==> flow/design.v <==
`timescale 1ns / 1ps
module sparse_detector #(
    parameter WORD_SIZE = 64
)(
    input  wire [WORD_SIZE-1:0] data_in,
    output wire                 is_zero,     
    output wire                 is_sparse    
);
    assign is_zero = (data_in == {WORD_SIZE{1'b0}});
    function integer count_ones;
        input [WORD_SIZE-1:0] v;
        integer i, cnt;
        begin
            cnt = 0;
            for (i = 0; i < WORD_SIZE; i = i + 1)
                cnt = cnt + v[i];
            count_ones = cnt;
        end
    endfunction
    wire [6:0] ones_count = count_ones(data_in);
    assign is_sparse = (ones_count < (WORD_SIZE / 10));
endmodule
`timescale 1ns / 1ps
module adaptive_pe #(
    parameter integer MAX_WIDTH = 64,
    parameter integer MAX_ACC_WIDTH = 20   
)(
    input  wire                         clk,
    input  wire                         reset,
    input  wire                         ce,
    input  wire                         accumulate,
    input  wire                         test_mode,
    input  wire [2:0]                   precision_mode,
    input  wire [MAX_WIDTH-1:0]         weight_in,
    input  wire [MAX_WIDTH-1:0]         activation_in,
    input  wire [MAX_WIDTH-1:0]         mask_in,
    output reg  [MAX_ACC_WIDTH-1:0]     accumulated_sum,
    output wire                         clock_gated,
    output wire                         computation_skipped,
    output wire [2:0]                   active_precision   
);
    reg [6:0] active_bits;       
    reg [5:0] parallel_ops;      
    reg [8:0] max_value;         
    always @(*) begin
        case (precision_mode)
            3'b000: begin   
                active_bits = 7'd64;
                parallel_ops = 6'd64;
                max_value = 9'd1;
            end
            3'b001: begin   
                active_bits = 7'd64;
                parallel_ops = 6'd32;
                max_value = 9'd3;
            end
            3'b010: begin   
                active_bits = 7'd64;
                parallel_ops = 6'd16;
                max_value = 9'd15;
            end
            3'b011: begin   
                active_bits = 7'd64;
                parallel_ops = 6'd8;
                max_value = 9'd255;
            end
            default: begin   
                active_bits = 7'd64;
                parallel_ops = 6'd64;
                max_value = 9'd1;
            end
        endcase
    end
    assign active_precision = precision_mode;
    wire weight_is_zero, activation_is_zero;
    wire weight_is_sparse, activation_is_sparse;
    sparse_detector #(
        .WORD_SIZE(MAX_WIDTH)
    ) weight_detector (
        .data_in(weight_in),
        .is_zero(weight_is_zero),
        .is_sparse(weight_is_sparse)
    );
    sparse_detector #(
        .WORD_SIZE(MAX_WIDTH)
    ) activation_detector (
        .data_in(activation_in),
        .is_zero(activation_is_zero),
        .is_sparse(activation_is_sparse)
    );
    wire skip_compute = weight_is_zero || activation_is_zero;
    assign computation_skipped = skip_compute && ce;
    wire pe_enable = ce && !skip_compute;
    wire acc_enable = pe_enable || test_mode;
    assign clock_gated = !pe_enable;
    reg [MAX_ACC_WIDTH-1:0] compute_result;
    always @(*) begin
        case (precision_mode)
            3'b000: compute_result = compute_1bit();
            3'b001: compute_result = compute_2bit();
            3'b010: compute_result = compute_4bit();
            3'b011: compute_result = compute_8bit();
            default: compute_result = {MAX_ACC_WIDTH{1'b0}};
        endcase
    end
    function [MAX_ACC_WIDTH-1:0] compute_1bit;
        reg [MAX_WIDTH-1:0] xnor_result;
        integer i, count;
        begin
            xnor_result = ~(weight_in ^ activation_in) & mask_in;
            count = 0;
            for (i = 0; i < MAX_WIDTH; i = i + 1) begin
                count = count + xnor_result[i];
            end
            compute_1bit = count[MAX_ACC_WIDTH-1:0];
        end
    endfunction
    function [MAX_ACC_WIDTH-1:0] compute_2bit;
        integer i;
        reg [1:0] w, a;
        reg [3:0] product;
        integer sum;
        begin
            sum = 0;
            for (i = 0; i < 32; i = i + 1) begin
                w = weight_in[i*2 +: 2];
                a = activation_in[i*2 +: 2];
                product = w * a;   
                sum = sum + product;
            end
            compute_2bit = sum[MAX_ACC_WIDTH-1:0];
        end
    endfunction
    function [MAX_ACC_WIDTH-1:0] compute_4bit;
        integer i;
        reg [3:0] w, a;
        reg [7:0] product;
        integer sum;
        begin
            sum = 0;
            for (i = 0; i < 16; i = i + 1) begin
                w = weight_in[i*4 +: 4];
                a = activation_in[i*4 +: 4];
                product = w * a;   
                sum = sum + product;
            end
            compute_4bit = sum[MAX_ACC_WIDTH-1:0];
        end
    endfunction
    function [MAX_ACC_WIDTH-1:0] compute_8bit;
        integer i;
        reg [7:0] w, a;
        reg [15:0] product;
        integer sum;
        begin
            sum = 0;
            for (i = 0; i < 8; i = i + 1) begin
                w = weight_in[i*8 +: 8];
                a = activation_in[i*8 +: 8];
                product = w * a;   
                sum = sum + product;
            end
            compute_8bit = sum[MAX_ACC_WIDTH-1:0];
        end
    endfunction
    always @(posedge clk or posedge reset) begin
        if (reset) begin
            accumulated_sum <= {MAX_ACC_WIDTH{1'b0}};
        end else if (acc_enable) begin
            if (!accumulate) begin
                accumulated_sum <= {MAX_ACC_WIDTH{1'b0}};
            end else begin
                accumulated_sum <= accumulated_sum + compute_result;
            end
        end
    end
endmodule
==> Tool chain data of adaptive_pe <==
The steps from the RTL of adaptive_pe to its reports follow in flow order.
Line numbers count from 1 in the design file above.
Cell names lack the library's common part.
{ "design": {"top": "adaptive_pe", "clk_port": "clk", "library": "sky130hd", "lib_corner": "tt_025C_1v80"} }

==> Elaborated design <==
Yosys after proc, flatten, opt, wreduce and memory -nomap, before mapping. Enables and synchronous resets that opt folds into registers are not counted as muxes. Memory bits, and registers merged into a memory's read port (data or address), are not among the register bits. Print and check cells are not counted. Equal cells are merged and count once.
{ "word_totals": {"reg_bits": 20, "out_inout_bits": 25} }
{ "classes": {"add_sub_neg": 117, "mul": 56, "n_eq": 3, "mux": 2, "n_logic": 3, "reduce_logical": 9} }
{ "op_table": {"columns": ["operator", "count"], "rows": [
  ["multiplier 8 x 8 -> 16 bit", 8],
  ["adder 20 x 1 -> 20 bit", 44],
  ["multiplier 4 x 4 -> 8 bit", 16],
  ["adder 20 x 4 -> 20 bit", 15],
  ["multiplier 2 x 2 -> 4 bit", 32],
  ["zero test 64 bit", 2],
  ["case mux 20 bit (select 4 bit)", 1],
  ["AND 64 bit", 1],
  ["bitwise XOR 64 bit", 1],
  ["NOT 64 bit", 1],
  ["adder 20 x 16 -> 20 bit", 3],
  ["adder 20 x 8 -> 20 bit", 3],
  ["adder 19 x 1 -> 20 bit", 1],
  ["adder 19 x 16 -> 20 bit", 1],
  ["adder 19 x 4 -> 20 bit", 1],
  ["adder 19 x 8 -> 20 bit", 1],
  ["adder 20 bit", 1],
  ["two-way mux 20 bit", 1],
  ["adder 18 x 1 -> 19 bit", 1],
  ["adder 18 x 16 -> 19 bit", 1],
  ["adder 18 x 4 -> 19 bit", 1],
  ["adder 18 x 8 -> 19 bit", 1],
  ["adder 17 x 1 -> 18 bit", 1],
  ["adder 17 x 16 -> 18 bit", 1],
  ["adder 17 x 4 -> 18 bit", 1],
  ["adder 17 x 8 -> 18 bit", 1],
  ["adder 16 x 1 -> 17 bit", 1],
  ["adder 16 x 16 -> 17 bit", 1]
]} }
Other operator kinds: 43; their cells: 47.

==> Logic depth <==
Depth = most cells in a row (Yosys ltp): at word level without a register or memory, in the mapped netlist without a sequential cell, where the memories' decode and read muxes count.
{ "depth": {"depth_word": 69, "abc_area": 0, "mapped_depth": 40} }

==> Netlist <==
Source: synth_stat.txt of the flow (Yosys; design flattened, memories mapped). It holds for the ABC_AREA given above (unset counts as 0); a run with the other value may have another netlist.
The area totals of this step are shown rounded.
{ "synth_totals": {"cells": 3489, "mapped_area_mm2": 0.0343, "seq_area_mm2": 0.0005, "flip_flops": 20, "buf_cells": 16} }
{ "by_type": {"columns": ["cell", "count"], "rows": [
  ["fa_1", 869],
  ["ha_1", 546],
  ["inv_1", 1154],
  ["and2_1", 283],
  ["nand2_1", 221],
  ["dfrtp_1", 20],
  ["nand2b_1", 43],
  ["xnor2_1", 30],
  ["a21o_1", 28],
  ["nor4_1", 33],
  ["nor2b_1", 32],
  ["a21oi_1", 35],
  ["xor2_1", 19],
  ["nor2_1", 29],
  ["nand3_1", 19],
  ["o21ai_0", 15],
  ["nand4_1", 10],
  ["a22oi_1", 8]
]} }
Other cell types: 40; their cells: 95.
By module: a second synthesis without flattening, with its own total; a netlist apart from the flattened one above.
{ "hier_totals": {"cells_unflattened": 3825, "hier_area_mm2": 0.0377} }
Rows give one instance, submodules left out.
{ "by_module": {"columns": ["mod", "n_inst", "cells", "area_mm2"], "rows": [
  ["adaptive_pe", 1, 3441, 0.034],
  ["sparse_detector #(WORD_SIZE=64)", 2, 192, 0.00184]
]} }

==> Worst setup path after synthesis <==
Path of least setup slack by OpenSTA after synthesis, without wires, with an ideal clock, recovery checks aside; 20% of the period is set as input and as output delay. Where synthesis merged equal registers, the netlist keeps one of their names.
{ "synth_timing": {"path_kind": "input to register", "startpoint": "in weight_in[61]", "endpoint": "reg accumulated_sum[19]", "tclk_ns": 13.0, "input_delay_ns": 2.600, "setup_ns": 0.127, "arrival_ns": 11.281, "path_slack_ns": 1.592, "path_delay_ns": 8.808, "stages": 36, "path_buffers": 0, "period_less_setup_slack_ns": 11.408} }
"path_delay_ns" = arrival - input delay + setup time.
"stages" counts driving pins, that of a launching flip-flop among them; a cell with two outputs on the path counts twice.
"period_less_setup_slack_ns" = period - worst setup slack (recovery checks aside). The figure is calculated, with input and output delays left at 20% of the set period.
The rows between start and end are the longest chain of elaborated cells between them; the timing report does not say that the signal goes this way. Where chains are equally long, one stands for them.
A line is the first line of the expression or statement that the cell stems from. Yosys adds cells for indexed reads and writes and turns some case tables into memories.
At most two assigning lines are given for a register; there are more.
{ "synth_between": {"cell_sequence": "ha_1 > inv_1 > fa_1 > fa_1 > inv_1 > fa_1 > fa_1 > inv_1 > fa_1 > fa_1 > inv_1 > fa_1 > inv_1 > fa_1 > fa_1 > fa_1 > inv_1 > ha_1 > a21o_1 > a21o_1 > a21oi_1 > nor2_1 > a211oi_1 > o21ai_1 > a211oi_1 > o22ai_1 > ha_1 > nand3_1 > nor2_1 > nor3b_1 > o21ai_0 > nor3_1 > o41ai_2 > xnor2_1 > a21oi_1 > o22ai_1", "elab_chain_cells": 9} }
{ "synth_rtl": {"columns": ["item", "line_no", "text"], "rows": [
  ["from (decl)", 34, "input  wire [MAX_WIDTH-1:0]         weight_in,"],
  ["bitwise XOR 64 bit", 110, "xnor_result = ~(weight_in ^ activation_in) & mask_in;"],
  ["NOT 64 bit", 110, null],
  ["AND 64 bit", 110, null],
  ["adder 20 x 1 -> 20 bit (3 in a row)", 113, "count = count + xnor_result[i];"],
  ["case mux 20 bit (select 4 bit)", 98, "case (precision_mode)"],
  ["adder 20 bit", 173, "accumulated_sum <= accumulated_sum + compute_result;"],
  ["two-way mux 20 bit", 170, "if (!accumulate) begin"],
  ["to (assign)", 171, "accumulated_sum <= {MAX_ACC_WIDTH{1'b0}};"],
  ["to (assign)", 173, null],
  ["to (decl)", 37, "output reg  [MAX_ACC_WIDTH-1:0]     accumulated_sum,"]
]} }

==> Worst path after layout <==
From the final timing report of run B: the path of least setup slack in the routed layout; clock arrival at registers is part of the times.
{ "layout_timing": {"path_kind": "input to register", "startpoint": "in weight_in[29]", "endpoint": "reg accumulated_sum[18]", "tclk_ns": 12.8, "input_delay_ns": 2.56, "setup_ns": 0.06, "arrival_ns": 12.62, "path_slack_ns": 0.37, "stages": 36, "path_buffers": 3} }
The rows between start and end are the longest chain of elaborated cells between them; the timing report does not say that the signal goes this way. Where chains are equally long, one stands for them.
At most two assigning lines are given for a register; there are more.
{ "layout_between": {"cell_sequence": "clkdlybuf4s50_1 > and2_1 > fa_1 > inv_1 > fa_1 > fa_1 > fa_1 > inv_1 > fa_1 > fa_1 > fa_1 > fa_1 > fa_1 > inv_1 > fa_1 > inv_1 > ha_1 > o21ai_0 > a21oi_1 > buf_4 > o21a_1 > nor2_1 > xnor2_1 > buf_4 > nand2_1 > o221ai_1 > ha_1 > a2111oi_2 > o211ai_1 > a21oi_2 > o21ai_1 > o41ai_2 > o21ai_1 > xnor2_1 > nand3_1 > nand2_1", "elab_chain_cells": 41} }
{ "layout_rtl": {"columns": ["item", "line_no", "text"], "rows": [
  ["from (decl)", 34, "input  wire [MAX_WIDTH-1:0]         weight_in,"],
  ["bitwise XOR 64 bit", 110, "xnor_result = ~(weight_in ^ activation_in) & mask_in;"],
  ["NOT 64 bit", 110, null],
  ["AND 64 bit", 110, null],
  ["adder 20 x 1 -> 20 bit (35 in a row)", 113, "count = count + xnor_result[i];"],
  ["case mux 20 bit (select 4 bit)", 98, "case (precision_mode)"],
  ["adder 20 bit", 173, "accumulated_sum <= accumulated_sum + compute_result;"],
  ["two-way mux 20 bit", 170, "if (!accumulate) begin"],
  ["to (assign)", 171, "accumulated_sum <= {MAX_ACC_WIDTH{1'b0}};"],
  ["to (assign)", 173, null],
  ["to (decl)", 37, "output reg  [MAX_ACC_WIDTH-1:0]     accumulated_sum,"]
]} }

Lab notebook: adaptive_pe

Top module adaptive_pe; platform sky130hd; tools Yosys and OpenROAD; 3 stored runs in no particular order. Input and output delays are each 20% of the period that was set; the output load is 0.01 pF.
"worstPathTime_ns": the worst setup path's part of the clock period (all of it between registers, 20% less for each end at a port) less its slack. A launch clock that arrives late makes it longer, a capture clock that arrives late makes it shorter.
The measured numbers are rounded.
[
  {
    "run": "run A",
    "settings": { "ABC_AREA": 1, "CTS_CLUSTER_DIAMETER": 350, "GPL_ROUTABILITY_DRIVEN": 0, "MAX_ROUTING_LAYER": "met4", "MIN_ROUTING_LAYER": "met2", "SETUP_SLACK_MARGIN": 2.25, "TNS_END_PERCENT": 75, "period_ns": 13.0, "CAP_MARGIN": 20, "CORE_MARGIN": 2, "CORE_UTILIZATION": 40, "SLEW_MARGIN": 20 },
    "outcome": "unfinished; error GRT-0116 in routing"
  },
  {
    "run": "run B",
    "settings": { "CORE_UTILIZATION": 40, "period_ns": 12.8, "CAP_MARGIN": 20, "CORE_MARGIN": 2, "SLEW_MARGIN": 20 },
    "results": { "worst_hold_slack_ns": 0.510, "worstPathTime_ns": 9.87, "path_kind": "input to register", "layout_utilization_pct": 46.7, "die_footprint_mm2": 0.088, "yosys.chip_area_mm2": 0.0343, "timing.setup.ws_ns": 0.367, "final_stdcell_area_mm2": 0.0397 }
  },
  {
    "run": "run C",
    "settings": { "ABC_AREA": 1, "CAP_MARGIN": 10, "CORE_MARGIN": 7, "CORE_UTILIZATION": 68, "CTS_CLUSTER_DIAMETER": 241, "GPL_TIMING_DRIVEN": 0, "HOLD_SLACK_MARGIN": 0.04, "MAX_ROUTING_LAYER": "met5", "PLACE_DENSITY_LB_ADDON": 0.25, "TNS_END_PERCENT": 45, "period_ns": 8.44, "SLEW_MARGIN": 20 },
    "outcome": "unfinished; error GRT-0232 in routing"
  }
]
